==> flow/design.v <==
module axi_master_write #(
    parameter AXI_ID_WD   = 2,
    parameter AXI_DATA_WD = 32,
    parameter AXI_ADDR_WD = 32,
    parameter AXI_STRB_WD = 4
)(
    input                      M_AXI_ACLK,
    input                      M_AXI_ARESETN,    
    input                      w_cmd_valid,
    input  [AXI_ADDR_WD-1 : 0] w_cmd_addr,
    input  [AXI_ID_WD-1   : 0] w_cmd_id,
    input  [1 : 0]             w_cmd_burst,
    input  [2 : 0]             w_cmd_size,
    input  [AXI_ADDR_WD-1 : 0] w_cmd_len,
    output                     w_cmd_ready,
    output                     w_cmd_abort,
    output [AXI_ADDR_WD-1 : 0] M_AXI_AWADDR,
    output [AXI_ID_WD-1   : 0] M_AXI_AWID,
    output [1 : 0]             M_AXI_AWBURST,
    output [2 : 0]             M_AXI_AWSIZE,
    output [7 : 0]             M_AXI_AWLEN,
    output                     M_AXI_AWVALID,
    input                      M_AXI_AWREADY,
    output [AXI_DATA_WD-1 : 0] M_AXI_WDATA,
    output                     M_AXI_WLAST,
    output [AXI_STRB_WD-1 : 0] M_AXI_WSTRB,
    output                     M_AXI_WVALID,
    input                      M_AXI_WREADY,
    input  [AXI_ID_WD-1   : 0] M_AXI_BID,
    input  [1 : 0]             M_AXI_BRESP,
    input                      M_AXI_BVALID,
    output                     M_AXI_BREADY
);
localparam IW = AXI_ID_WD,
           DW = AXI_DATA_WD,
           AW = AXI_ADDR_WD,
           SW = AXI_STRB_WD;
localparam FIXED     = 2'b00,
           INCREMENT = 2'b01,
           WRAP      = 2'b10;
localparam ADDRLSB           = $clog2(DW) - 3;
localparam T_LGMAXBURST      = $clog2((4096 << 3) / DW);
localparam LGMAXBURST        = (T_LGMAXBURST < 8) ? T_LGMAXBURST : 8;
localparam LGMAX_FIXED_BURST = (T_LGMAXBURST < 4) ? T_LGMAXBURST : 4;
localparam AWT               = AW - ADDRLSB;
reg w_busy;
reg w_complete_combo;
reg pre_start;
reg start_burst_combo;
reg phantom_start;
reg [AW-1  : 0] awaddr;
reg [IW-1  : 0] awid;
reg [AWT-1 : 0] awlent;
reg [1 : 0]     awburst;
reg [2 : 0]     awsize;
reg aw_incr_burst;
reg aw_full_incr_burst;
reg aw_full_fixed_burst;
reg aw_needs_alignment;
reg            axi_awvalid;
reg [IW-1 : 0] axi_awid;
reg [AW-1 : 0] axi_awaddr;
reg [1 : 0]    axi_awburst;
reg [7 : 0]    axi_awlen;
reg [2 : 0]    axi_awsize;
reg [DW-1 : 0] axi_wdata;
reg [SW-1 : 0] axi_wstrb;
reg            axi_wlast;
reg            axi_wvalid;
reg            axi_bready;
reg [AWT-1 : 0] aw_requests_remaining;
reg [AWT-1 : 0] aw_next_remaining_combo;
reg aw_next_full_incr_burst_remaining_combo;
reg aw_none_incr_burst_remaining;
reg aw_none_incr_burst_remaining_combo;
reg aw_next_full_fixed_burst_remaining_combo;
reg aw_none_fixed_burst_remaining;
reg aw_none_fixed_burst_remaining_combo;
reg [LGMAXBURST-1 : 0] addr_align_combo;
reg [LGMAXBURST   : 0] initial_burst_len_combo;
reg [LGMAXBURST   : 0] wr_max_burst;
reg [LGMAXBURST   : 0] wr_beats_cnt;
reg axi_abort_pending;
wire w_fire     = w_cmd_valid   && w_cmd_ready;
wire awfire     = M_AXI_AWVALID && M_AXI_AWREADY;
wire wfire      = M_AXI_WVALID  && M_AXI_WREADY;
wire bfire      = M_AXI_BVALID  && M_AXI_BREADY;
wire last_wfire = M_AXI_WLAST   && wfire;
wire aw_pending = M_AXI_AWVALID && !M_AXI_AWREADY;
wire w_pending  = M_AXI_WVALID  && !M_AXI_WREADY;
always @(posedge M_AXI_ACLK) begin
    if (!M_AXI_ARESETN) begin
        w_busy <= 1'b0;
    end
    else if (w_fire) begin
        w_busy <= 1'b1;
    end
    else if (w_complete_combo) begin
        w_busy <= 1'b0;
    end
end
always @(posedge M_AXI_ACLK) begin
    if (!w_busy) begin
        pre_start <= 1'b1;
    end
    else begin
        pre_start <= 1'b0;
    end
end
always @(*) begin
    start_burst_combo = !(aw_incr_burst ? aw_none_incr_burst_remaining : aw_none_fixed_burst_remaining);
    if (!w_busy || axi_abort_pending) begin
        start_burst_combo = 1'b0;
    end
    if (axi_awvalid || pre_start) begin
        start_burst_combo = 1'b0;
    end
    if (M_AXI_WVALID && !(M_AXI_WLAST && M_AXI_WREADY)) begin
        start_burst_combo = 1'b0;
    end
end
always @(posedge M_AXI_ACLK) begin
    if (!w_busy) begin
        phantom_start <= 1'b0;
    end
    else begin
        phantom_start <= start_burst_combo;
    end
end
always @(posedge M_AXI_ACLK) begin
    if (!M_AXI_ARESETN) begin
        axi_awvalid <= 1'b0;
    end
    else if (!aw_pending) begin
        axi_awvalid <= start_burst_combo;
    end
end
always @(*) begin
    if (!w_busy) begin
        w_complete_combo = 1'b0;
    end
    else begin
        w_complete_combo = last_wfire && (aw_incr_burst ? aw_none_incr_burst_remaining : aw_none_fixed_burst_remaining);
        if (axi_abort_pending && !axi_wvalid && !axi_awvalid) begin
            w_complete_combo = 1'b1;
        end
    end
end
always @(posedge M_AXI_ACLK) begin
    if (!w_busy) begin
        axi_abort_pending <= 1'b0;
    end
    else if (bfire && M_AXI_BRESP[1]) begin
        axi_abort_pending <= 1'b1;
    end
end
always @(posedge M_AXI_ACLK) begin
    if (!M_AXI_ARESETN) begin
        awburst <= INCREMENT;
        awsize  <= 'b0;
        awlent  <= 'b0;
        awid    <= 'b0;
        awaddr  <= 'b0;
        aw_incr_burst       <= 1'b1;
        aw_full_incr_burst  <= 1'b0;
        aw_full_fixed_burst <= 1'b0; 
    end
    else if (!w_busy) begin 
        awburst <= w_cmd_burst;
        awsize  <= w_cmd_size;
        awlent  <= w_cmd_len[AW-1 : ADDRLSB];
        awid    <= w_cmd_id;
        awaddr  <= w_cmd_addr;
        aw_incr_burst       <= (w_cmd_burst == INCREMENT);
        aw_full_incr_burst  <= |w_cmd_len[AW-1 : (ADDRLSB+LGMAXBURST)];
        aw_full_fixed_burst <= |w_cmd_len[AW-1 : (ADDRLSB+LGMAX_FIXED_BURST)];
    end
end
always @(posedge M_AXI_ACLK) begin
    if (!aw_pending) begin
        axi_awburst <= awburst;
        axi_awid    <= awid;
        axi_awsize  <= awsize;
    end
end
wire [LGMAXBURST : 0] aw_align_sum = {1'b0, w_cmd_addr[(ADDRLSB+LGMAXBURST-1) : ADDRLSB]} + {1'b0, w_cmd_len[(ADDRLSB+LGMAXBURST-1) : ADDRLSB]};
always @(posedge M_AXI_ACLK) begin
    if (!w_busy) begin
        aw_needs_alignment <= 1'b0;
        if (|w_cmd_addr[(ADDRLSB+LGMAXBURST-1) : ADDRLSB]) begin
            if (|w_cmd_len[AW-1 : (LGMAXBURST+ADDRLSB)]) begin
                aw_needs_alignment <= 1'b1;
            end
            else if (aw_align_sum[LGMAXBURST]) begin
                aw_needs_alignment <= 1'b1;
            end
        end
    end
end
always @(*) begin
    addr_align_combo        = 1'b1 + (~awaddr[(ADDRLSB+LGMAXBURST-1) : ADDRLSB]);
    initial_burst_len_combo = (1 << LGMAXBURST);
    if (!aw_incr_burst) begin
        initial_burst_len_combo = (1 << LGMAX_FIXED_BURST);
        if (!aw_full_fixed_burst) begin
            initial_burst_len_combo = {1'b0, awlent[LGMAXBURST-1 : 0]};
        end
    end
    else if (aw_needs_alignment) begin
        initial_burst_len_combo = {1'b0, addr_align_combo};
    end
    else if (!aw_full_incr_burst) begin
        initial_burst_len_combo = {1'b0, awlent[LGMAXBURST-1 : 0]};
    end
end
always @(posedge M_AXI_ACLK) begin
    if (pre_start) begin
        wr_max_burst <= initial_burst_len_combo;
    end
    else if (phantom_start) begin
        if (aw_incr_burst) begin
            if (!aw_next_full_incr_burst_remaining_combo) begin
                wr_max_burst <= {1'b0, aw_next_remaining_combo[7 : 0]};
            end
            else begin
                wr_max_burst <= (1 << LGMAXBURST);
            end
        end
        else begin
            if (!aw_next_full_fixed_burst_remaining_combo) begin
                wr_max_burst <= {4'b0, aw_next_remaining_combo[3 : 0]};
            end
            else begin
                wr_max_burst <= (1 << LGMAX_FIXED_BURST);
            end
        end
    end
end
always @(posedge M_AXI_ACLK) begin
    if (!aw_pending) begin
        axi_awlen <= wr_max_burst - 1'b1;
    end
end
always @(posedge M_AXI_ACLK) begin
    if (pre_start) begin
        aw_requests_remaining         <= awlent;
        aw_none_incr_burst_remaining  <= 1'b0;
        aw_none_fixed_burst_remaining <= 1'b0;
    end
    else if (phantom_start) begin
        aw_requests_remaining         <= aw_next_remaining_combo;
        aw_none_incr_burst_remaining  <= aw_none_incr_burst_remaining_combo;
        aw_none_fixed_burst_remaining <= aw_none_fixed_burst_remaining_combo;
    end
    else if (axi_abort_pending) begin
        aw_requests_remaining         <= 'b0;
        aw_none_incr_burst_remaining  <= 1'b1;
        aw_none_fixed_burst_remaining <= 1'b1;
    end
end
always @(*) begin
    aw_next_remaining_combo                  = aw_requests_remaining - ({(LGMAXBURST+1){phantom_start}} & wr_max_burst);
    aw_next_full_incr_burst_remaining_combo  = |aw_next_remaining_combo[AWT-1 : LGMAXBURST];
    aw_next_full_fixed_burst_remaining_combo = |aw_next_remaining_combo[AWT-1 : LGMAX_FIXED_BURST];
    aw_none_incr_burst_remaining_combo       = !aw_next_full_incr_burst_remaining_combo && !(|aw_next_remaining_combo[LGMAXBURST-1 : 0]);
    aw_none_fixed_burst_remaining_combo      = !aw_next_full_fixed_burst_remaining_combo && !(|aw_next_remaining_combo[LGMAX_FIXED_BURST-1 : 0]);
end
always @(posedge M_AXI_ACLK) begin
    if (!w_busy) begin
        axi_awaddr <= w_cmd_addr;
    end
    else if (awfire) begin
        axi_awaddr[ADDRLSB-1 : 0] <= 'b0;
        if (aw_incr_burst) begin
            axi_awaddr[AW-1 : ADDRLSB] <=axi_awaddr[AW-1 : ADDRLSB] + axi_awlen + 1'b1;
        end
    end
end
always @(posedge M_AXI_ACLK) begin
    if (!M_AXI_ARESETN) begin
        axi_wvalid <= 1'b0;
    end
    else if (!w_pending) begin
        if (last_wfire) begin
            axi_wvalid <= 1'b0;
        end
        if (start_burst_combo) begin
            axi_wvalid <= 1'b1;
        end
    end
end
always @(posedge M_AXI_ACLK) begin
    if (!M_AXI_ARESETN) begin
        wr_beats_cnt  <= 'b0;
    end
    else begin
        case ({phantom_start,  wfire})
            2'b00: begin end
            2'b01: begin
                wr_beats_cnt  <= wr_beats_cnt - 1'b1;
            end
            2'b10: begin
                wr_beats_cnt  <= wr_beats_cnt + wr_max_burst;
            end
            2'b11: begin
                wr_beats_cnt  <= wr_beats_cnt + M_AXI_AWLEN;
            end
        endcase
    end
end
always @(posedge M_AXI_ACLK) begin
    if (!M_AXI_ARESETN) begin
        axi_wdata <= 'b0;
    end
    else if (wfire) begin
        axi_wdata <= axi_wdata + 1'b1;
        if (M_AXI_WLAST) begin
            axi_wdata <= 'b0;
        end
    end
end
always @(posedge M_AXI_ACLK) begin
    if (!w_busy) begin
        axi_wlast <= (awlent == 'b1);
    end
    else if (!w_pending) begin
        if (start_burst_combo) begin
            axi_wlast <= (wr_max_burst == 'b1);
        end
        else if (phantom_start) begin
            axi_wlast <= (M_AXI_AWLEN == 'b1);
        end
        else begin
            axi_wlast <= (wr_beats_cnt == 2);
        end
    end
end
always @(posedge M_AXI_ACLK) begin
    if (!w_pending) begin
        axi_wstrb <= axi_abort_pending ? 'b0 : {SW{1'b1}};
    end
end 
always @(posedge M_AXI_ACLK) begin
    if (!M_AXI_ARESETN) begin
        axi_bready <= 1'b0;
    end 
    else if (last_wfire) begin
        axi_bready <= 1'b1;
    end
    else if (bfire) begin
        axi_bready <= 1'b0;
    end
end
assign w_cmd_ready   = !w_busy && !axi_abort_pending;
assign w_cmd_abort   = axi_abort_pending;
assign M_AXI_AWVALID = axi_awvalid;
assign M_AXI_AWADDR  = axi_awaddr;
assign M_AXI_AWID    = axi_awid;
assign M_AXI_AWBURST = axi_awburst;
assign M_AXI_AWSIZE  = axi_awsize;
assign M_AXI_AWLEN   = axi_awlen;
assign M_AXI_WVALID  = axi_wvalid;
assign M_AXI_WDATA   = axi_wdata;
assign M_AXI_WSTRB   = axi_wstrb;
assign M_AXI_WLAST   = axi_wlast;
assign M_AXI_BREADY  = axi_bready;
endmodule
module axi_master_read #(
    parameter AXI_ID_WD   = 2,
    parameter AXI_DATA_WD = 32,
    parameter AXI_ADDR_WD = 32,
    parameter AXI_STRB_WD = 4
)(
    input                      M_AXI_ACLK,
    input                      M_AXI_ARESETN,    
    input                      r_cmd_valid,
    input  [AXI_ADDR_WD-1 : 0] r_cmd_addr,
    input  [AXI_ID_WD-1   : 0] r_cmd_id,
    input  [1 : 0]             r_cmd_burst,
    input  [2 : 0]             r_cmd_size,
    input  [AXI_ADDR_WD-1 : 0] r_cmd_len,
    output                     r_cmd_ready,
    output                     r_cmd_abort,
    output [AXI_ADDR_WD-1 : 0] M_AXI_ARADDR,
    output [AXI_ID_WD-1   : 0] M_AXI_ARID,
    output [1 : 0]             M_AXI_ARBURST,
    output [2 : 0]             M_AXI_ARSIZE,
    output [7 : 0]             M_AXI_ARLEN,
    output                     M_AXI_ARVALID,
    input                      M_AXI_ARREADY,
    input  [AXI_DATA_WD-1 : 0] M_AXI_RDATA,
    input                      M_AXI_RLAST,
    input  [AXI_ID_WD-1   : 0] M_AXI_RID,
    input  [1 : 0]             M_AXI_RRESP,
    input                      M_AXI_RVALID,
    output                     M_AXI_RREADY
);
localparam IW = AXI_ID_WD,
           DW = AXI_DATA_WD,
           AW = AXI_ADDR_WD,
           SW = AXI_STRB_WD;
localparam FIXED     = 2'b00,
           INCREMENT = 2'b01,
           WRAP      = 2'b10;
localparam ADDRLSB           = $clog2(DW) - 3;
localparam T_LGMAXBURST      = $clog2((4096 << 3) / DW);
localparam LGMAXBURST        = (T_LGMAXBURST < 8) ? T_LGMAXBURST : 8;
localparam LGMAX_FIXED_BURST = (T_LGMAXBURST < 4) ? T_LGMAXBURST : 4;
localparam AWT               = AW - ADDRLSB;
reg r_busy;
reg r_complete_combo;
reg pre_start;
reg start_burst_combo;
reg phantom_start;
reg [AW-1  : 0] araddr;
reg [IW-1  : 0] arid;
reg [AWT-1 : 0] arlent;
reg [1 : 0]     arburst;
reg [2 : 0]     arsize;
reg ar_incr_burst;
reg ar_full_incr_burst;
reg ar_full_fixed_burst;
reg ar_needs_alignment;
reg            axi_arvalid;
reg [IW-1 : 0] axi_arid;
reg [AW-1 : 0] axi_araddr;
reg [1 : 0]    axi_arburst;
reg [7 : 0]    axi_arlen;
reg [2 : 0]    axi_arsize;
reg            axi_rready;
reg [AWT-1 : 0] ar_requests_remaining;
reg [AWT-1 : 0] ar_next_remaining_combo;
reg ar_next_full_incr_burst_remaining_combo;
reg ar_none_incr_burst_remaining;
reg ar_none_incr_burst_remaining_combo;
reg ar_next_full_fixed_burst_remaining_combo;
reg ar_none_fixed_burst_remaining;
reg ar_none_fixed_burst_remaining_combo;
reg [LGMAXBURST-1 : 0] addr_align_combo;
reg [LGMAXBURST   : 0] initial_burst_len_combo;
reg [LGMAXBURST   : 0] rd_max_burst;
reg [9 : 0] ar_burst_outstanding;
reg         ar_last_outstanding;
reg axi_abort_pending;
wire r_fire     = r_cmd_valid   && r_cmd_ready;
wire arfire     = M_AXI_ARVALID && M_AXI_ARREADY;
wire rfire      = M_AXI_RVALID  && M_AXI_RREADY;
wire last_rfire = M_AXI_RLAST   && rfire;
wire ar_pending = M_AXI_ARVALID && !M_AXI_ARREADY;
always @(posedge M_AXI_ACLK) begin
    if (!M_AXI_ARESETN) begin
        r_busy <= 1'b0;
    end
    else if (r_fire) begin
        r_busy <= 1'b1;
    end
    else if (r_complete_combo) begin
        r_busy <= 1'b0;
    end
end
always @(posedge M_AXI_ACLK) begin
    if (!r_busy) begin
        pre_start <= 1'b1;
    end
    else begin
        pre_start <= 1'b0;
    end
end
always @(*) begin
    start_burst_combo = !(ar_incr_burst ? ar_none_incr_burst_remaining : ar_none_fixed_burst_remaining);
    if (!r_busy || axi_abort_pending) begin
        start_burst_combo = 1'b0;
    end
    if (axi_arvalid || pre_start) begin
        start_burst_combo = 1'b0;
    end
end
always @(posedge M_AXI_ACLK) begin
    if (!r_busy) begin
        phantom_start <= 1'b0;
    end
    else begin
        phantom_start <= start_burst_combo;
    end
end
always @(posedge M_AXI_ACLK) begin
    if (!M_AXI_ARESETN) begin
        axi_arvalid <= 1'b0;
    end
    else if (!ar_pending) begin
        axi_arvalid <= start_burst_combo;
    end
end
always @(*) begin
    if (!r_busy) begin
        r_complete_combo = 1'b0;
    end
    else begin
        r_complete_combo = !pre_start && !phantom_start
                        && (ar_incr_burst ? ar_none_incr_burst_remaining : ar_none_fixed_burst_remaining)
                        && ((ar_burst_outstanding == 'b0) || (last_rfire && ar_last_outstanding));
    end
end
always @(posedge M_AXI_ACLK) begin
    if (!M_AXI_ARESETN) begin
        ar_burst_outstanding <= 'b0;
        ar_last_outstanding  <= 1'b0;
    end
    else begin
        if (phantom_start && !last_rfire) begin
            ar_burst_outstanding <= ar_burst_outstanding + 1'b1;
            ar_last_outstanding  <= (ar_burst_outstanding == 1'b0);
        end
        if (last_rfire && !phantom_start) begin
            ar_burst_outstanding <= ar_burst_outstanding - 1'b1;
            ar_last_outstanding  <= (ar_burst_outstanding == 'd2);
        end
    end
end
always @(posedge M_AXI_ACLK) begin
    if (!r_busy) begin
        axi_abort_pending <= 1'b0;
    end
    else if (rfire && M_AXI_RRESP[1]) begin
        axi_abort_pending <= 1'b1;
    end
end
always @(posedge M_AXI_ACLK) begin
    if (!M_AXI_ARESETN) begin
        arburst <= INCREMENT;
        arsize  <= 'b0;
        arlent  <= 'b0;
        arid    <= 'b0;
        araddr  <= 'b0;
        ar_incr_burst       <= 1'b1;
        ar_full_incr_burst  <= 1'b0;
        ar_full_fixed_burst <= 1'b0; 
    end
    else if (!r_busy) begin 
        arburst <= r_cmd_burst;
        arsize  <= r_cmd_size;
        arlent  <= r_cmd_len[AW-1 : ADDRLSB];
        arid    <= r_cmd_id;
        araddr  <= r_cmd_addr;
        ar_incr_burst       <= (r_cmd_burst == INCREMENT);
        ar_full_incr_burst  <= |r_cmd_len[AW-1 : (ADDRLSB+LGMAXBURST)];
        ar_full_fixed_burst <= |r_cmd_len[AW-1 : (ADDRLSB+LGMAX_FIXED_BURST)];
    end
end
always @(posedge M_AXI_ACLK) begin
    if (!ar_pending) begin
        axi_arburst <= arburst;
        axi_arid    <= arid;
        axi_arsize  <= arsize;
    end
end
wire [LGMAXBURST : 0] ar_align_sum = {1'b0, r_cmd_addr[(ADDRLSB+LGMAXBURST-1) : ADDRLSB]} + {1'b0, r_cmd_len[(ADDRLSB+LGMAXBURST-1) : ADDRLSB]};
always @(posedge M_AXI_ACLK) begin
    if (!r_busy) begin
        ar_needs_alignment <= 1'b0;
        if (|r_cmd_addr[(ADDRLSB+LGMAXBURST-1) : ADDRLSB]) begin
            if (|r_cmd_len[AW-1 : (LGMAXBURST+ADDRLSB)]) begin
                ar_needs_alignment <= 1'b1;
            end
            else if (ar_align_sum[LGMAXBURST]) begin
                ar_needs_alignment <= 1'b1;
            end
        end
    end
end
always @(*) begin
    addr_align_combo        = 1'b1 + (~araddr[(ADDRLSB+LGMAXBURST-1) : ADDRLSB]);
    initial_burst_len_combo = (1 << LGMAXBURST);
    if (!ar_incr_burst) begin
        initial_burst_len_combo = (1 << LGMAX_FIXED_BURST);
        if (!ar_full_fixed_burst) begin
            initial_burst_len_combo = {1'b0, arlent[LGMAXBURST-1 : 0]};
        end
    end
    else if (ar_needs_alignment) begin
        initial_burst_len_combo = {1'b0, addr_align_combo};
    end
    else if (!ar_full_incr_burst) begin
        initial_burst_len_combo = {1'b0, arlent[LGMAXBURST-1 : 0]};
    end
end
always @(posedge M_AXI_ACLK) begin
    if (pre_start) begin
        rd_max_burst <= initial_burst_len_combo;
    end
    else if (phantom_start) begin
        if (ar_incr_burst) begin
            if (!ar_next_full_incr_burst_remaining_combo) begin
                rd_max_burst <= {1'b0, ar_next_remaining_combo[7 : 0]};
            end
            else begin
                rd_max_burst <= (1 << LGMAXBURST);
            end
        end
        else begin
            if (!ar_next_full_fixed_burst_remaining_combo) begin
                rd_max_burst <= {4'b0, ar_next_remaining_combo[3 : 0]};
            end
            else begin
                rd_max_burst <= (1 << LGMAX_FIXED_BURST);
            end
        end
    end
end
always @(posedge M_AXI_ACLK) begin
    if (!ar_pending) begin
        axi_arlen <= rd_max_burst - 1'b1;
    end
end
always @(posedge M_AXI_ACLK) begin
    if (pre_start) begin
        ar_requests_remaining         <= arlent;
        ar_none_incr_burst_remaining  <= 1'b0;
        ar_none_fixed_burst_remaining <= 1'b0;
    end
    else if (phantom_start) begin
        ar_requests_remaining         <= ar_next_remaining_combo;
        ar_none_incr_burst_remaining  <= ar_none_incr_burst_remaining_combo;
        ar_none_fixed_burst_remaining <= ar_none_fixed_burst_remaining_combo;
    end
    else if (axi_abort_pending) begin
        ar_requests_remaining         <= 'b0;
        ar_none_incr_burst_remaining  <= 1'b1;
        ar_none_fixed_burst_remaining <= 1'b1;
    end
end
always @(*) begin
    ar_next_remaining_combo                  = ar_requests_remaining - ({(LGMAXBURST+1){phantom_start}} & rd_max_burst);
    ar_next_full_incr_burst_remaining_combo  = |ar_next_remaining_combo[AWT-1 : LGMAXBURST];
    ar_next_full_fixed_burst_remaining_combo = |ar_next_remaining_combo[AWT-1 : LGMAX_FIXED_BURST];
    ar_none_incr_burst_remaining_combo       = !ar_next_full_incr_burst_remaining_combo && !(|ar_next_remaining_combo[LGMAXBURST-1 : 0]);
    ar_none_fixed_burst_remaining_combo      = !ar_next_full_fixed_burst_remaining_combo && !(|ar_next_remaining_combo[LGMAX_FIXED_BURST-1 : 0]);
end
always @(posedge M_AXI_ACLK) begin
    if (!r_busy) begin
        axi_araddr <= r_cmd_addr;
    end
    else if (arfire) begin
        axi_araddr[ADDRLSB-1 : 0] <= 'b0;
        if (ar_incr_burst) begin
            axi_araddr[AW-1 : ADDRLSB] <=axi_araddr[AW-1 : ADDRLSB] + axi_arlen + 1'b1;
        end
    end
end
always @(posedge M_AXI_ACLK) begin
    if (!M_AXI_ARESETN) begin
        axi_rready <= 1'b0;
    end 
    else if (arfire) begin
        axi_rready <= 1'b1;
    end
    else if (r_complete_combo) begin
        axi_rready <= 1'b0;
    end
end
assign r_cmd_ready   = !r_busy && !axi_abort_pending;
assign r_cmd_abort   = axi_abort_pending;
assign M_AXI_ARVALID = axi_arvalid;
assign M_AXI_ARADDR  = axi_araddr;
assign M_AXI_ARID    = axi_arid;
assign M_AXI_ARBURST = axi_arburst;
assign M_AXI_ARSIZE  = axi_arsize;
assign M_AXI_ARLEN   = axi_arlen;
assign M_AXI_RREADY  = axi_rready;
endmodule
module DMAC #(
    parameter AXI_ID_WD   = 2,
    parameter AXI_DATA_WD = 32,
    parameter AXI_ADDR_WD = 32,
    parameter AXI_STRB_WD = 4
)(
    input                      AXI_ACLK,
    input                      AXI_ARESETN,    
    input                      cmd_valid,
    input  [AXI_ADDR_WD-1 : 0] cmd_addr,
    input  [AXI_ID_WD-1   : 0] cmd_id,
    input  [1 : 0]             cmd_burst,
    input  [2 : 0]             cmd_size,
    input  [AXI_ADDR_WD-1 : 0] cmd_len,
    output                     cmd_ready,
    output                     cmd_abort,
    output [AXI_ADDR_WD-1 : 0] AXI_AWADDR,
    output [AXI_ID_WD-1   : 0] AXI_AWID,
    output [1 : 0]             AXI_AWBURST,
    output [2 : 0]             AXI_AWSIZE,
    output [7 : 0]             AXI_AWLEN,
    output                     AXI_AWVALID,
    input                      AXI_AWREADY,
    output [AXI_DATA_WD-1 : 0] AXI_WDATA,
    output [AXI_STRB_WD-1 : 0] AXI_WSTRB,
    output                     AXI_WLAST,
    output                     AXI_WVALID,
    input                      AXI_WREADY,
    input  [AXI_ID_WD-1   : 0] AXI_BID,
    input  [1 : 0]             AXI_BRESP,
    input                      AXI_BVALID,
    output                     AXI_BREADY,
    output [AXI_ADDR_WD-1 : 0] AXI_ARADDR,
    output [AXI_ID_WD-1   : 0] AXI_ARID,
    output [1 : 0]             AXI_ARBURST,
    output [2 : 0]             AXI_ARSIZE,
    output [7 : 0]             AXI_ARLEN,
    output                     AXI_ARVALID,
    input                      AXI_ARREADY,
    input  [AXI_DATA_WD-1 : 0] AXI_RDATA,
    input                      AXI_RLAST,
    input  [AXI_ID_WD-1   : 0] AXI_RID,
    input  [1 : 0]             AXI_RRESP,
    input                      AXI_RVALID,
    output                     AXI_RREADY
);
wire w_cmd_ready, r_cmd_ready;
wire w_cmd_abort, r_cmd_abort;
assign cmd_ready = w_cmd_ready && r_cmd_ready;
assign cmd_abort = w_cmd_abort || r_cmd_abort;
wire cmd_valid_both = cmd_valid && cmd_ready;
axi_master_write #(
    .AXI_ID_WD(AXI_ID_WD),
    .AXI_DATA_WD(AXI_DATA_WD),
    .AXI_ADDR_WD(AXI_ADDR_WD),
    .AXI_STRB_WD(AXI_STRB_WD)
) axi_master_write(
    .M_AXI_ACLK(AXI_ACLK),
    .M_AXI_ARESETN(AXI_ARESETN),    
    .w_cmd_valid(cmd_valid_both),
    .w_cmd_addr(cmd_addr),
    .w_cmd_id(cmd_id),
    .w_cmd_burst(cmd_burst),
    .w_cmd_size(cmd_size),
    .w_cmd_len(cmd_len),
    .w_cmd_ready(w_cmd_ready),
    .w_cmd_abort(w_cmd_abort),
    .M_AXI_AWADDR(AXI_AWADDR),
    .M_AXI_AWID(AXI_AWID),
    .M_AXI_AWBURST(AXI_AWBURST),
    .M_AXI_AWSIZE(AXI_AWSIZE),
    .M_AXI_AWLEN(AXI_AWLEN),
    .M_AXI_AWVALID(AXI_AWVALID),
    .M_AXI_AWREADY(AXI_AWREADY),
    .M_AXI_WDATA(AXI_WDATA),
    .M_AXI_WLAST(AXI_WLAST),
    .M_AXI_WSTRB(AXI_WSTRB),
    .M_AXI_WVALID(AXI_WVALID),
    .M_AXI_WREADY(AXI_WREADY),
    .M_AXI_BID(AXI_BID),
    .M_AXI_BRESP(AXI_BRESP),
    .M_AXI_BVALID(AXI_BVALID),
    .M_AXI_BREADY(AXI_BREADY)
);
axi_master_read #(
    .AXI_ID_WD(AXI_ID_WD),
    .AXI_DATA_WD(AXI_DATA_WD),
    .AXI_ADDR_WD(AXI_ADDR_WD),
    .AXI_STRB_WD(AXI_STRB_WD)
) axi_master_read(
    .M_AXI_ACLK(AXI_ACLK),
    .M_AXI_ARESETN(AXI_ARESETN),    
    .r_cmd_valid(cmd_valid_both),
    .r_cmd_addr(cmd_addr),
    .r_cmd_id(cmd_id),
    .r_cmd_burst(cmd_burst),
    .r_cmd_size(cmd_size),
    .r_cmd_len(cmd_len),
    .r_cmd_ready(r_cmd_ready),
    .r_cmd_abort(r_cmd_abort),
    .M_AXI_ARADDR(AXI_ARADDR),
    .M_AXI_ARID(AXI_ARID),
    .M_AXI_ARBURST(AXI_ARBURST),
    .M_AXI_ARSIZE(AXI_ARSIZE),
    .M_AXI_ARLEN(AXI_ARLEN),
    .M_AXI_ARVALID(AXI_ARVALID),
    .M_AXI_ARREADY(AXI_ARREADY),
    .M_AXI_RDATA(AXI_RDATA),
    .M_AXI_RLAST(AXI_RLAST),
    .M_AXI_RVALID(AXI_RVALID),
    .M_AXI_RREADY(AXI_RREADY),
    .M_AXI_RID(AXI_RID),
    .M_AXI_RRESP(AXI_RRESP)
);
endmodule
Tool chain data of DMAC
What the tools print for DMAC, step after step.
Line numbers count from 1 in the design file above.
Cell names lack the library's common part.
{"block": "setup", "top": "DMAC", "clock": "AXI_ACLK", "cell_library": "sky130hd", "pvt_corner": "tt_025C_1v80"}

Word level
Yosys after proc, flatten, opt, wreduce and memory -nomap, before mapping. Memory bits, and registers merged into a memory's read port (data or address), are not among the register bits. Print and check cells are not counted. Equal cells are merged and count once.
{"block": "classes", "reduce_and_logical": 90, "muxes": 75, "logic": 5, "add_sub_neg": 17, "equal": 14}
{"block": "ops", "op": "two-way mux 30 bit", "count": 12}
{"block": "ops", "op": "two-way mux 9 bit", "count": 14}
{"block": "ops", "op": "OR reduction 26 bit", "count": 3}
{"block": "ops", "op": "OR reduction 22 bit", "count": 3}
{"block": "ops", "op": "adder 30 x 1 -> 30 bit with constant B", "count": 2}
{"block": "ops", "op": "subtractor 30 bit", "count": 2}
{"block": "ops", "op": "adder 30 x 8 -> 30 bit", "count": 2}
{"block": "ops", "op": "two-way mux 1 bit", "count": 36}
{"block": "ops", "op": "logical AND 1 bit", "count": 33}
{"block": "ops", "op": "adder 32 x 1 -> 32 bit with constant B", "count": 1}
{"block": "ops", "op": "two-way mux 32 bit", "count": 1}
{"block": "ops", "op": "equality test 30 x 1 -> 1 bit with constant B", "count": 1}
{"block": "ops", "op": "parallel mux 9 bit (select 3 bit)", "count": 1}
{"block": "ops", "op": "OR reduction 8 bit", "count": 3}
{"block": "ops", "op": "zero test 1 bit", "count": 23}
{"block": "ops", "op": "nonzero test 2 bit", "count": 10}
{"block": "ops", "op": "two-way mux 10 bit", "count": 2}
{"block": "ops", "op": "bitwise AND 9 bit", "count": 2}
{"block": "ops", "op": "adder 1 x 8 -> 8 bit with constant A", "count": 2}
{"block": "ops", "op": "subtractor 8 x 1 -> 8 bit with constant B", "count": 2}
{"block": "ops", "op": "inverter 8 bit", "count": 2}
{"block": "ops", "op": "two-way mux 8 bit", "count": 2}
{"block": "ops", "op": "adder 10 x 1 -> 10 bit with constant B", "count": 1}
{"block": "ops", "op": "subtractor 10 x 1 -> 10 bit with constant B", "count": 1}
{"block": "ops", "op": "equality test 10 x 2 -> 1 bit with constant B", "count": 1}
{"block": "ops", "op": "zero test 10 bit", "count": 1}
{"block": "ops", "op": "!= test 2 bit with constant B", "count": 5}
{"block": "ops", "op": "two-way mux 5 bit", "count": 2}
Not listed: further kinds 16, cells in them 31.
{"block": "word_totals", "regBits": 348, "out_inout_bits": 138, "input_bits": 120, "word_cells": 258}

Depth
Depth = most cells in a row (Yosys ltp): at word level without a register or memory, in the mapped netlist without a sequential cell, where the memories' decode and read muxes count.
{"block": "logic_depth", "depth_word": 8, "abc_area": 0, "ltp_mapped": 16, "depth_no_buf": 14}

After synthesis
The flow's flattened synthesis, as Yosys stat reports it; memories are mapped. The netlist is that of the ABC_AREA named above (0 if unset); the other value can give another one.
Totals and module areas in this step are rounded.
{"block": "synth_totals", "mapped_area_um2": 18200, "buffers": 75, "ffs": 341, "cells": 1865, "sequential_area_um2": 8590}
{"block": "by_type", "cell_type": "edfxtp_1", "count": 176, "type_area_um2": 5.29E+03}
{"block": "by_type", "cell_type": "dfxtp_1", "count": 165, "type_area_um2": 3.3E+03}
{"block": "by_type", "cell_type": "mux2i_1", "count": 86, "type_area_um2": 860.826}
{"block": "by_type", "cell_type": "ha_1", "count": 64, "type_area_um2": 800.768}
{"block": "by_type", "cell_type": "nand2_1", "count": 207, "type_area_um2": 776.995}
{"block": "by_type", "cell_type": "xnor2_1", "count": 84, "type_area_um2": 735.706}
{"block": "by_type", "cell_type": "xor2_1", "count": 83, "type_area_um2": 726.947}
{"block": "by_type", "cell_type": "nor2b_1", "count": 100, "type_area_um2": 625.6}
{"block": "by_type", "cell_type": "nor2_1", "count": 142, "type_area_um2": 533.011}
{"block": "by_type", "cell_type": "o21ai_0", "count": 102, "type_area_um2": 510.49}
{"block": "by_type", "cell_type": "a21oi_1", "count": 91, "type_area_um2": 455.437}
{"block": "by_type", "cell_type": "nand3_1", "count": 51, "type_area_um2": 255.245}
{"block": "by_type", "cell_type": "inv_1", "count": 61, "type_area_um2": 228.97}
{"block": "by_type", "cell_type": "a21boi_0", "count": 30, "type_area_um2": 225.216}
{"block": "by_type", "cell_type": "clkbuf_1", "count": 60, "type_area_um2": 225.216}
{"block": "by_type", "cell_type": "nor4_1", "count": 33, "type_area_um2": 206.448}
{"block": "by_type", "cell_type": "nor3_1", "count": 38, "type_area_um2": 190.182}
{"block": "by_type", "cell_type": "and2_1", "count": 25, "type_area_um2": 156.4}
Other cell types: 53; their cells: 267.
The figures by module come from a second, unflattened synthesis with its own total; it is not the netlist above.
{"block": "unflattened", "hier_cells": 2026, "hier_area_um2": 19300}
Each row is one instance without its submodules.
{"block": "modules", "module": "axi_master_write", "cells": 1105, "n_inst": 1, "seq_area_um2": 4630, "area_um2": 10400}
{"block": "modules", "module": "axi_master_read", "cells": 918, "n_inst": 1, "seq_area_um2": 3950, "area_um2": 8890}
{"block": "modules", "module": "DMAC", "cells": 3, "n_inst": 1, "seq_area_um2": 0.0, "area_um2": 18.8}

Timing after synthesis
Path of least setup slack by OpenSTA after synthesis, without wires, with an ideal clock, recovery checks aside; 20% of the period is set as input and as output delay. Where synthesis merged equal registers, the netlist keeps one of their names.
{"block": "synth_path", "kind": "input to register", "start": "in AXI_WREADY", "end": "reg axi_master_write.wr_beats_cnt[8]", "required_ps": 6385, "tclk_ps": 6500, "slack_ps": 2072, "t_first_pin_ps": 1300, "setup_ps": 115, "delay_ps": 3128, "driving_pins": 15, "in_delay_ps": 1300, "path_buffers": 2, "arrival_ps": 4313, "period_less_setup_slack_ps": 4428}
"delay_ps" is the arrival time less input delay plus setup time.
"driving_pins" counts driving pins, that of a launching flip-flop among them; a cell with two outputs on the path counts twice.
"period_less_setup_slack_ps" is the clock period less the worst setup slack; recovery checks do not enter. This is arithmetic on one report: input and output delays are still those of the set period (20% each).
Between the ends stands the longest chain of elaborated cells between them, by number of cells; it is not shown to be the way that was timed. Of several equally long chains one is given.
Each line given opens the expression or statement behind the cell; cells for indexed reads and writes are added by Yosys, which also makes memories of some case tables.
At most two assigning lines are given for a register; there are more.
{"block": "synth_via", "cell_sequence": "and2_1 clkbuf_1 clkbuf_1 o211ai_1 ha_1 fa_1 a21o_1 a21oi_1 nor2b_1 o21a_1 o41ai_1 a211oi_1 a311oi_1 xnor2_1 and2_1", "elab_chain_cells": 3, "cells_between": 6, "cone_lines": 2, "classes_between": "3 x eq/ne; 1 x mux; 2 x reduce/logical"}
{"block": "synth_lines", "element": "from (decl)", "line": 698, "source": "input                      AXI_WREADY,"}
{"block": "synth_lines", "element": "logical AND 1 bit", "line": 86, "source": "wire wfire      = M_AXI_WVALID  && M_AXI_WREADY;"}
{"block": "synth_lines", "element": "equality test 2 bit", "line": 297, "source": "case ({phantom_start,  wfire})"}
{"block": "synth_lines", "element": "parallel mux 9 bit (select 3 bit)", "line": 297}
{"block": "synth_lines", "element": "to (assign)", "line": 300, "source": "wr_beats_cnt  <= wr_beats_cnt - 1'b1;"}
{"block": "synth_lines", "element": "to (assign)", "line": 303, "source": "wr_beats_cnt  <= wr_beats_cnt + wr_max_burst;"}
{"block": "synth_lines", "element": "to (decl)", "line": 82, "source": "reg [LGMAXBURST   : 0] wr_beats_cnt;"}

Worst path after layout
From the final timing report of run 1: the path of least setup slack in the routed layout; clock arrival at registers is part of the times.
The path's times are printed in steps of 10 ps; the period is the one set.
{"block": "layout_path", "kind": "register to register", "start": "reg axi_master_write.phantom_start", "end": "reg axi_master_write.wr_max_burst[0]", "tclk_ps": 6400, "t_first_pin_ps": 560, "driving_pins": 12, "path_buffers": 0, "slack_ps": 1940, "required_ps": 6790, "arrival_ps": 4850, "setup_ps": 170}
Between the ends stands the longest chain of elaborated cells between them, by number of cells; it is not shown to be the way that was timed. Of several equally long chains one is given.
At most two assigning lines are given for a register; there are more.
The path ends at the data pin of a flip-flop with enable; ways to the enable are not counted.
{"block": "layout_via", "cell_sequence": "dfxtp_1 nand2_1 ha_1 or3_1 or4b_4 nor4_1 o211ai_1 xor2_1 o2111ai_1 a2111oi_4 o211ai_2 o22ai_1", "elab_chain_cells": 7, "cells_between": 9, "cone_lines": 8, "classes_between": "1 x add/sub; 5 x mux; 1 x logic; 2 x reduce/logical"}
{"block": "layout_lines", "element": "from (decl)", "line": 50, "source": "reg phantom_start;"}
{"block": "layout_lines", "element": "from (assign)", "line": 124, "source": "phantom_start <= 1'b0;"}
{"block": "layout_lines", "element": "from (assign)", "line": 127, "source": "phantom_start <= start_burst_combo;"}
{"block": "layout_lines", "element": "bitwise AND 9 bit", "line": 262, "source": "aw_next_remaining_combo                  = aw_requests_remaining - ({(LGMAXBURST+1){phantom_start}} & wr_max_b ..."}
{"block": "layout_lines", "element": "subtractor 30 bit", "line": 262}
{"block": "layout_lines", "element": "OR reduction 26 bit", "line": 264, "source": "aw_next_full_fixed_burst_remaining_combo = |aw_next_remaining_combo[AWT-1 : LGMAX_FIXED_BURST];"}
{"block": "layout_lines", "element": "two-way mux 5 bit", "line": 230, "source": "if (!aw_next_full_fixed_burst_remaining_combo) begin"}
{"block": "layout_lines", "element": "two-way mux 9 bit", "line": 221, "source": "if (aw_incr_burst) begin"}
{"block": "layout_lines", "element": "two-way mux 9 bit", "line": 220, "source": "else if (phantom_start) begin"}
{"block": "layout_lines", "element": "two-way mux 9 bit", "line": 217, "source": "if (pre_start) begin"}
{"block": "layout_lines", "element": "to (assign)", "line": 218, "source": "wr_max_burst <= initial_burst_len_combo;"}
{"block": "layout_lines", "element": "to (assign)", "line": 223, "source": "wr_max_burst <= {1'b0, aw_next_remaining_combo[7 : 0]};"}
{"block": "layout_lines", "element": "to (decl)", "line": 81, "source": "reg [LGMAXBURST   : 0] wr_max_burst;"}

Data sheet: physical implementation of DMAC

Settings and measured results of 3 stored flow runs for module DMAC (sky130hd), not sorted in any way. The constraints put input and output delay at 20% of the set period each and load the outputs with 0.01 pF.
"timing.achieved_period_ps": clock period set for the run, less the worst setup slack. It is reckoned from that one timing run; input and output delays stay at 20% of the period that was set.
By "worst_path_time_ps" is meant the share of the clock period that the worst setup path is allowed (20% is reserved at inputs, 20% at outputs), minus its slack. Clock arrival times at its registers enter into it.
By "design_power_uw" is meant OpenSTA's value without simulated activity: inputs other than the clock are taken to toggle once in ten clock periods, and the tool carries that through the logic.
"worst_path_time_ps" is given in steps of 10 ps.
The results are shown rounded.

Run 1
==> flow/run.sh <==
#!/bin/bash
# the make line also repeats the synthesis and layout settings of config.mk as NAME=value (left out here)
make -C /OpenROAD-flow-scripts/flow DESIGN_CONFIG=/design/flow/config.mk WORK_HOME=/design/flow/orfs CLKGATE_MAP_FILE= finish
==> flow/config.mk <==
export PLATFORM = sky130hd
export DESIGN_NAME = DMAC
export DESIGN_NICKNAME = DMAC
export VERILOG_FILES = /design/flow/design.v
export SDC_FILE = /design/flow/constraint.sdc
export NUM_CORES = 4
export LEC_CHECK = 0
export ABC_AREA = 0
export CAP_MARGIN = 25
export CELL_PAD_IN_SITES_DETAIL_PLACEMENT = 0
export CELL_PAD_IN_SITES_GLOBAL_PLACEMENT = 2
export CORE_MARGIN = 2
export CORE_UTILIZATION = 43
export GPL_ROUTABILITY_DRIVEN = 0
export GPL_TIMING_DRIVEN = 1
export MIN_ROUTING_LAYER = met1
export SLEW_MARGIN = 20
==> flow/constraint.sdc <==
create_clock -name core_clock -period 6.4 [get_ports {AXI_ACLK}]
set_input_delay 1.2800 -clock core_clock [delete_from_list [all_inputs] [get_ports {AXI_ACLK}]]
set_output_delay 1.2800 -clock core_clock [all_outputs]
set_load 0.01 [all_outputs]

==> results of run 1, as JSON <==
{
  "design_power_uw": 6970,
  "worst_path_time_ps": 4460,
  "critical_path_kind": "register to register",
  "yosys_chip_area_um2": 18200,
  "hold_ws_ps": 432,
  "fin_tns_ps": 0,
  "utilization_pct": 52.8,
  "final_setup_ws_ps": 1940,
  "total_die_area_um2": 43900,
  "layout_stdcell_area_um2": 22100,
  "timing.achieved_period_ps": 4462
}

Run 2
==> flow/run.sh <==
#!/bin/bash
# the make line also repeats the synthesis and layout settings of config.mk as NAME=value (left out here)
make -C /OpenROAD-flow-scripts/flow DESIGN_CONFIG=/design/flow/config.mk WORK_HOME=/design/flow/orfs CLKGATE_MAP_FILE= finish
==> flow/config.mk <==
export PLATFORM = sky130hd
export DESIGN_NAME = DMAC
export DESIGN_NICKNAME = DMAC
export VERILOG_FILES = /design/flow/design.v
export SDC_FILE = /design/flow/constraint.sdc
export NUM_CORES = 4
export LEC_CHECK = 0
export CAP_MARGIN = 20
export CORE_MARGIN = 2
export CORE_UTILIZATION = 40
export SLEW_MARGIN = 20
==> flow/constraint.sdc <==
create_clock -name core_clock -period 4.73 [get_ports {AXI_ACLK}]
set_input_delay 0.9460 -clock core_clock [delete_from_list [all_inputs] [get_ports {AXI_ACLK}]]
set_output_delay 0.9460 -clock core_clock [all_outputs]
set_load 0.01 [all_outputs]

==> results of run 2, as JSON <==
{
  "total_die_area_um2": 47100,
  "timing.achieved_period_ps": 4146,
  "design_power_uw": 9450,
  "yosys_chip_area_um2": 18200,
  "worst_path_time_ps": 4150,
  "critical_path_kind": "register to register",
  "final_setup_ws_ps": 584,
  "fin_tns_ps": 0,
  "hold_ws_ps": 432,
  "layout_stdcell_area_um2": 22200,
  "utilization_pct": 49.2
}

Run 3
==> flow/run.sh <==
#!/bin/bash
# the make line also repeats the synthesis and layout settings of config.mk as NAME=value (left out here)
make -C /OpenROAD-flow-scripts/flow DESIGN_CONFIG=/design/flow/config.mk WORK_HOME=/design/flow/orfs CLKGATE_MAP_FILE= finish
==> flow/config.mk <==
export PLATFORM = sky130hd
export DESIGN_NAME = DMAC
export DESIGN_NICKNAME = DMAC
export VERILOG_FILES = /design/flow/design.v
export SDC_FILE = /design/flow/constraint.sdc
export NUM_CORES = 4
export LEC_CHECK = 0
export ABC_AREA = 0
export CAP_MARGIN = 5
export CELL_PAD_IN_SITES_DETAIL_PLACEMENT = 1
export CELL_PAD_IN_SITES_GLOBAL_PLACEMENT = 1
export CORE_MARGIN = 10
export CORE_UTILIZATION = 26
export CTS_CLUSTER_DIAMETER = 116
export CTS_CLUSTER_SIZE = 58
export GPL_ROUTABILITY_DRIVEN = 1
export GPL_TIMING_DRIVEN = 0
export HOLD_SLACK_MARGIN = -0.06
export MAX_ROUTING_LAYER = met4
export MIN_ROUTING_LAYER = met1
export PLACE_DENSITY = 0.41
export SLEW_MARGIN = 20
export TNS_END_PERCENT = 100
==> flow/constraint.sdc <==
create_clock -name core_clock -period 3.66 [get_ports {AXI_ACLK}]
set_input_delay 0.7320 -clock core_clock [delete_from_list [all_inputs] [get_ports {AXI_ACLK}]]
set_output_delay 0.7320 -clock core_clock [all_outputs]
set_load 0.01 [all_outputs]

==> results of run 3, as JSON <==
{
  "total_die_area_um2": 80800,
  "layout_stdcell_area_um2": 22700,
  "utilization_pct": 33.0,
  "final_setup_ws_ps": 120,
  "worst_path_time_ps": 3540,
  "critical_path_kind": "register to register",
  "yosys_chip_area_um2": 18200,
  "hold_ws_ps": 443,
  "design_power_uw": 11400,
  "timing.achieved_period_ps": 3540,
  "fin_tns_ps": 0
}
